==> flow/design.v <==
module storage(input pclk,input we,input pwrite,input [31:0]paddr,input [31:0]pwdata,input [3:0]pstrb,output reg [31:0]prdata);
  reg [31:0]memory[0:31];
  always @(posedge pclk) begin
    if(we) begin
      		if(pstrb==4'b0) begin
            	memory[paddr[4:0]]<=pwdata;
            end
            else begin
              if (pstrb[0]) memory[paddr[4:0]][7:0]   <= pwdata[7:0];
            	if (pstrb[1]) memory[paddr[4:0]][15:8]  <= pwdata[15:8];
           		if (pstrb[2]) memory[paddr[4:0]][23:16] <= pwdata[23:16];
            	if (pstrb[3]) memory[paddr[4:0]][31:24] <= pwdata[31:24];
            end
    end
  end
  always @(*) begin
    if(pwrite) prdata=32'b0;
    else prdata=memory[paddr[4:0]];
  end
endmodule
module apb_slave( 
    input pclk,
    input psel,
    input penable,
    input preset, 
    input [31:0]paddr,
    input pwrite,
    input [2:0]pprot,
    input [31:0]pwdata,
    input [3:0]pstrb,
    output reg [31:0]prdata,
    output reg pslverr,
    output reg pready
  );
   reg ready;
   wire [31:0]rdata;
   storage m1(pclk,psel & penable & pwrite,pwrite,paddr,pwdata,pstrb,rdata);
   always @(*) begin
     ready=1'b0;
     if(psel & penable & pwrite) begin
            ready=~pready;
          end
     else if(psel & penable & ~pwrite) begin
            ready=~pready;
          end
     else if( ~penable) begin
            ready=1'b0;
          end
     pslverr=1'b0;
   end
   always @(posedge pclk)begin
     pready<=ready;
     prdata<=rdata;
   end   
 endmodule
module apb_master(
  input pclk, 
  input preset,
  input [31:0]paddr,
  input pwrite,
  input [2:0]pprot,
  input [31:0]pwdata,
  input [3:0]pstrb,
  output  reg[31:0]prdata,
  output pslverr,
  output reg penable,
  output reg [3:0]psel,
  output reg pready
);
  wire [31:0] prdata0,prdata1,prdata2,prdata3;
  wire pslverr0,pslverr1,pslverr2,pslverr3;
  wire pready0,pready1,pready2,pready3;
  apb_slave slave0 (pclk,psel[0],penable,preset,paddr,pwrite,pprot,pwdata,pstrb,prdata0,pslverr0,pready0);
  apb_slave slave1 (pclk,psel[1],penable,preset,paddr,pwrite,pprot,pwdata,pstrb,prdata1,pslverr1,pready1);
  apb_slave slave2 (pclk,psel[2],penable,preset,paddr,pwrite,pprot,pwdata,pstrb,prdata2,pslverr2,pready2);
  apb_slave slave3 (pclk,psel[3],penable,preset,paddr,pwrite,pprot,pwdata,pstrb,prdata3,pslverr3,pready3); 
  assign pslverr=pslverr0|pslverr1|pslverr2|pslverr3;
  reg [1:0]state,nextstate;
  parameter idle=2'b0,setup=2'd1,access=2'd2;
  always@(posedge pclk)begin
      if(~preset) state<=idle;
      else state<=nextstate;
  end
  always @(*) begin
    nextstate=idle;
    penable=1'b0;
    case (state)
      idle : begin
        penable=1'b0;
        if(|paddr) nextstate=setup;
        else nextstate=idle;
      end
      setup : begin
        penable=1'b0;
        if(|paddr) nextstate=access;
        else nextstate=idle;
      end
      access:  begin
        penable=1'b1;
        if ( (paddr!=4'b0) && (pready==1'b1)) nextstate=setup;
        else if( (paddr==4'b0) && (pready==1'b1)) nextstate=idle;
        else nextstate=access;
      end
       default nextstate=idle;
    endcase
    case (paddr[31:30])
        2'b00 : begin
                psel=4'b0001;
                prdata=prdata0;
                end
        2'b01 : begin
                psel=4'b0010;
                prdata=prdata1;
                end
        2'b10 : begin
                psel=4'b0100;
                prdata=prdata2;
                end
        2'b11 : begin
                psel=4'b1000;
                prdata=prdata3;
                end
    endcase
    pready=pready0|pready1|pready2|pready3;
  end
endmodule
# --- Tool chain data of apb_master ---
# The steps from the RTL of apb_master to its reports follow in flow order.
# Lines are those of the file above, counted from 1.
# Operators: Yosys type, input widths -> output width; for muxes data width and select width s.
# Library cell names are shortened.
setup:
  top: "apb_master"
  clk_port: "pclk"
  lib: "sky130hd"
  corner: "tt_025C_1v80"

# --- Word level ---
# Source: Yosys, flattened and elaborated, memories not mapped. Widths are those after wreduce. Registers that Yosys merges into a memory's read port (data or address) are not register bits. Print and check cells do not count.
# Memory sizes are those after Yosys's memory passes, which may raise the word count (mostly to a power of two), join words into wider ones and drop unused or constant bits.
bits:
  register_bits: 6
  latchBits: 0
  ramBits: 4096
  mem_bits_ro: 0
  clocked_rd_ports_x_width: 128
  mem_count: 4
  in_bits: 74
  out_inout_bits: 39
  word_cells: 148
op_classes:
  add_sub_neg: 0
  multipliers: 0
  div_mod_pow: 0
  compare: 0
  eq_ne: 5
  n_shift: 0
  muxes: 90
  bitwise: 36
  reduce_logical: 8
memory_table:
  columns: ["memory", "size", "width", "rd", "write_ports", "line_no", "rtl"]
  rows:
  - ["slave0.m1.memory", 32, 32, 1, 1, 2, "reg [31:0]memory[0:31];"]
  - ["slave1.m1.memory", 32, 32, 1, 1, 2, null]
  - ["slave2.m1.memory", 32, 32, 1, 1, 2, null]
  - ["slave3.m1.memory", 32, 32, 1, 1, 2, null]
op_table:
  columns: ["cell", "n"]
  rows:
  - ["$mux 32", 29]
  - ["$pmux 32 s4", 1]
  - ["$mux 8", 16]
  - ["$mux 1", 39]
  - ["$logic_not 32->1", 1]
  - ["$reduce_bool 32->1", 1]
  - ["$reduce_or 32->1", 1]
  - ["$or 1x1->1", 19]
  - ["$pmux 4 s4", 1]
  - ["$and 1x1->1", 12]
  - ["$eq 2x2->1 const B", 3]
  - ["$pmux 2 s3", 1]
  - ["$mux 2", 3]
  - ["$not 1->1", 5]
  - ["$eq 2x1->1 const B", 2]
  - ["$logic_not 2->1", 2]
  - ["$logic_not 4->1", 1]
  - ["$logic_and 1x1->1", 2]

# --- Depth ---
# Yosys ltp: most cells in a row. Word level: on the elaborated netlist, between registers, memories and ports. Mapped: between sequential cells and ports; inverters and the memories' decode and read muxes count.
logic_depth:
  ltp_word: 7
  abc_area: 0
  mapped_depth: 8
  mapped_depth_nobuf: 4

# --- Netlist ---
# Yosys stat after the flow's synthesis: flattened, memories mapped to cells. It holds for the ABC_AREA given above (unset counts as 0); a run with the other value may have another netlist.
by_type:
  columns: ["cell_type", "n", "area_total_um2"]
  rows:
  - ["edfxtp_1", 4096, 1.23E+05]
  - ["mux2i_1", 2048, 2.05E+04]
  - ["o22ai_1", 1025, 6412.4]
  - ["dfxtp_1", 135, 2.7E+03]
  - ["nor2_1", 516, 1.94E+03]
  - ["nor4_1", 262, 1.64E+03]
  - ["buf_2", 245, 1.23E+03]
  - ["clkbuf_1", 252, 945.907]
  - ["mux4_2", 32, 720.691]
  - ["a21oi_1", 129, 645.619]
  - ["buf_1", 66, 247.738]
  - ["nand2_1", 39, 146.39]
  - ["nand3_1", 14, 70.067]
  - ["nand4bb_1", 6, 67.565]
  - ["nor2b_1", 9, 56.304]
  - ["buf_4", 7, 52.55]
  - ["or4b_1", 4, 40.038]
  - ["nand4b_1", 4, 35.034]
# Not listed: further types 16, cells in them 29.
synth_totals:
  cell_count: 8918
  area_um2: 160640.3
  sequential_area_um2: 125700.6
  ff_cells: 4231
  buffers: 571
# The figures by module come from a second, unflattened synthesis with its own total; it is not the netlist above.
unflattened:
  hier_cells: 9127
  hier_area_um2: 162244.4
# Rows give one instance, submodules left out.
modules:
  columns: ["module", "instances", "cells", "mod_area_um2", "mod_seq_area_um2"]
  rows:
  - ["storage", 4, 2228, 39629.3, 30749.5]
  - ["apb_slave", 4, 37, 686.9, 660.6]
  - ["apb_master", 1, 67, 979.7, 60.1]

# --- Timing after synthesis ---
# Source: OpenSTA report_checks on the synthesized netlist (no wires, ideal clock, input and output delay 20% of the period each), path of least setup slack; recovery checks are left aside. Register names are those of the netlist, which keeps one name where synthesis merged equal registers.
synth_path:
  path_type: "input port to output port"
  from: "input port paddr[30]"
  to: "output port prdata[10]"
  period_ns: 8.0
  input_delay_ns: 1.600
  output_delay_ns: 1.600
  launch_ns: 1.600
  t_arrival_ns: 2.875
  required_time_ns: 6.400
  setup_slack_ns: 3.525
  delay_ns: 1.275
  stages: 3
  path_buffers: 2
  period_less_setup_slack_ns: 4.475
# "delay_ns" is the arrival time less input delay plus setup time.
# A path that ends at an output port has no setup time.
# "stages": output pins that drive a net of the path, with the launching flip-flop's if there is one; two outputs of one cell count as two.
# "period_less_setup_slack_ns" = period - worst setup slack (recovery checks aside). The figure is calculated, with input and output delays left at 20% of the set period.
# Between the ends stands the longest chain of elaborated cells between them, by number of cells; it is not shown to be the way that was timed. Of several equally long chains one is given.
# Each line given opens the expression or statement behind the cell; cells for indexed reads and writes are added by Yosys, which also makes memories of some case tables.
synth_between:
  path_cell_list: "clkbuf_1 buf_2 mux4_2"
  elab_chain_cells: 2
  cells_between: 5
  cone_lines: 1
  cone_classes: "eq/ne (3); mux (1); reduce/logical (1)"
synth_rtl:
  columns: ["element", "line_no", "rtl"]
  rows:
  - ["start: declaration", 59, "input [31:0]paddr,"]
  - ["$eq 2x2->1", 106, "case (paddr[31:30])"]
  - ["$pmux 32 s4", 106, null]
  - ["end: declaration", 64, "output  reg[31:0]prdata,"]

# --- Timing after layout ---
# Path of least setup slack in the final report of flow run A (OpenROAD, finished layout, wires in). Where an end is a register, its clock arrival counts in the times.
layout_path:
  path_type: "input port to output port"
  from: "input port paddr[30]"
  to: "output port prdata[24]"
  period_ns: 7.01
  input_delay_ns: 1.40
  output_delay_ns: 1.40
  launch_ns: 1.40
  t_arrival_ns: 4.47
  required_time_ns: 5.61
  setup_slack_ns: 1.14
  stages: 5
  path_buffers: 4
# Between the ends stands the longest chain of elaborated cells between them, by number of cells; it is not shown to be the way that was timed. Of several equally long chains one is given.
layout_between:
  path_cell_list: "clkdlybuf4s50_1 clkbuf_2 buf_2 mux4_2 clkdlybuf4s50_1"
  elab_chain_cells: 2
  cells_between: 5
  cone_lines: 1
  cone_classes: "eq/ne (3); mux (1); reduce/logical (1)"
layout_rtl:
  columns: ["element", "line_no", "rtl"]
  rows:
  - ["start: declaration", 59, "input [31:0]paddr,"]
  - ["$eq 2x2->1", 106, "case (paddr[31:30])"]
  - ["$pmux 32 s4", 106, null]
  - ["end: declaration", 64, "output  reg[31:0]prdata,"]

# 5 stored runs of apb_master in the flow (synthesis by Yosys, layout by OpenROAD, sky130hd cells), in arbitrary order. Constraints: input delay and output delay 20% of the set period each, output load 0.01 pF.
# "achievedPeriod_ns" = clock period - worst setup slack. The figure is calculated, with input and output delays left at 20% of the set period.
# "worst_setup_path_time_ns" is the time allowed to the run's worst setup path (the clock period less input and output delay, where it has them) less its slack. Clock arrival times count: a late capture clock shortens it, a late launch clock lengthens it.
# By "power.total_mw" is meant OpenSTA's value without simulated activity: inputs other than the clock are taken to toggle once in ten clock periods, and the tool carries that through the logic.
runs:
  - name: "flow run A"
    settings:
      CAP_MARGIN: 20
      CORE_UTILIZATION: 15
      CTS_CLUSTER_SIZE: 13
      GPL_ROUTABILITY_DRIVEN: 0
      GPL_TIMING_DRIVEN: 0
      MAX_ROUTING_LAYER: "met4"
      PLACE_DENSITY_LB_ADDON: 0.15
      SETUP_SLACK_MARGIN: -0.57
      period_ns: 7.01
      CORE_MARGIN: 2
      SLEW_MARGIN: 20
    results:
      synth_chip_area_um2: 160640.3
      achievedPeriod_ns: 5.874
      final_util_pct: 18.6
      power.total_mw: 55.615
      timing.setup.ws_ns: 1.136
      setupTns_ns: 0.000
      die_area_um2: 1079230.0
      worst_setup_path_time_ns: 3.07
      critical_path_kind: "input port to output port"
      holdWs_ns: 0.414
  - name: "flow run B"
    settings:
      CAP_MARGIN: 10
      CORE_UTILIZATION: 17
      CTS_CLUSTER_DIAMETER: 71
      GPL_ROUTABILITY_DRIVEN: 1
      HOLD_SLACK_MARGIN: -0.02
      MAX_ROUTING_LAYER: "met4"
      SETUP_SLACK_MARGIN: 0.79
      SLEW_MARGIN: 15
      TNS_END_PERCENT: 20
      period_ns: 3.52
      CORE_MARGIN: 2
    results:
      achievedPeriod_ns: 2.912
      setupTns_ns: 0.000
      worst_setup_path_time_ns: 2.21
      critical_path_kind: "flip-flop to output port"
      die_area_um2: 952732.0
      power.total_mw: 103.574
      synth_chip_area_um2: 160640.3
      timing.setup.ws_ns: 0.608
      final_util_pct: 21.2
      holdWs_ns: 0.042
  - name: "flow run C"
    settings:
      CORE_UTILIZATION: 45
      PLACE_DENSITY: 0.6
      period_ns: 6.29
      CAP_MARGIN: 20
      CORE_MARGIN: 2
      SLEW_MARGIN: 20
    results:
      achievedPeriod_ns: 4.818
      synth_chip_area_um2: 160640.3
      final_util_pct: 51.0
      timing.setup.ws_ns: 1.472
      holdWs_ns: 0.417
      worst_setup_path_time_ns: 2.30
      critical_path_kind: "input port to output port"
      die_area_um2: 361772.0
      setupTns_ns: 0.000
      power.total_mw: 58.798
  - name: "flow run D"
    settings:
      ABC_AREA: 1
      CAP_MARGIN: 5
      CELL_PAD_IN_SITES_DETAIL_PLACEMENT: 2
      CELL_PAD_IN_SITES_GLOBAL_PLACEMENT: 2
      CORE_UTILIZATION: 42
      CTS_CLUSTER_DIAMETER: 298
      CTS_CLUSTER_SIZE: 10
      MIN_ROUTING_LAYER: "met2"
      PLACE_DENSITY: 0.6
      SETUP_SLACK_MARGIN: 0.37
      period_ns: 4.13
      CORE_MARGIN: 2
      SLEW_MARGIN: 20
    results:
      power.total_mw: 91.896
      die_area_um2: 419094.0
      achievedPeriod_ns: 3.934
      timing.setup.ws_ns: 0.196
      final_util_pct: 48.4
      synth_chip_area_um2: 173850.5
      worst_setup_path_time_ns: 3.11
      critical_path_kind: "flip-flop to output port"
      setupTns_ns: 0.000
      holdWs_ns: 0.163
  - name: "flow run E"
    settings:
      CAP_MARGIN: 25
      CORE_ASPECT_RATIO: 0.9
      CORE_MARGIN: 7
      CORE_UTILIZATION: 43
      GPL_TIMING_DRIVEN: 0
      PLACE_DENSITY_LB_ADDON: 0.24
      SETUP_SLACK_MARGIN: 0.12
      SLEW_MARGIN: 0
      period_ns: 3.31
    results:
      die_area_um2: 390917.0
      timing.setup.ws_ns: -0.301
      synth_chip_area_um2: 160640.3
      final_util_pct: 50.4
      power.total_mw: 111.280
      worst_setup_path_time_ns: 2.95
      critical_path_kind: "input port to flip-flop"
      holdWs_ns: 0.058
      setupTns_ns: -3.831
      achievedPeriod_ns: 3.611
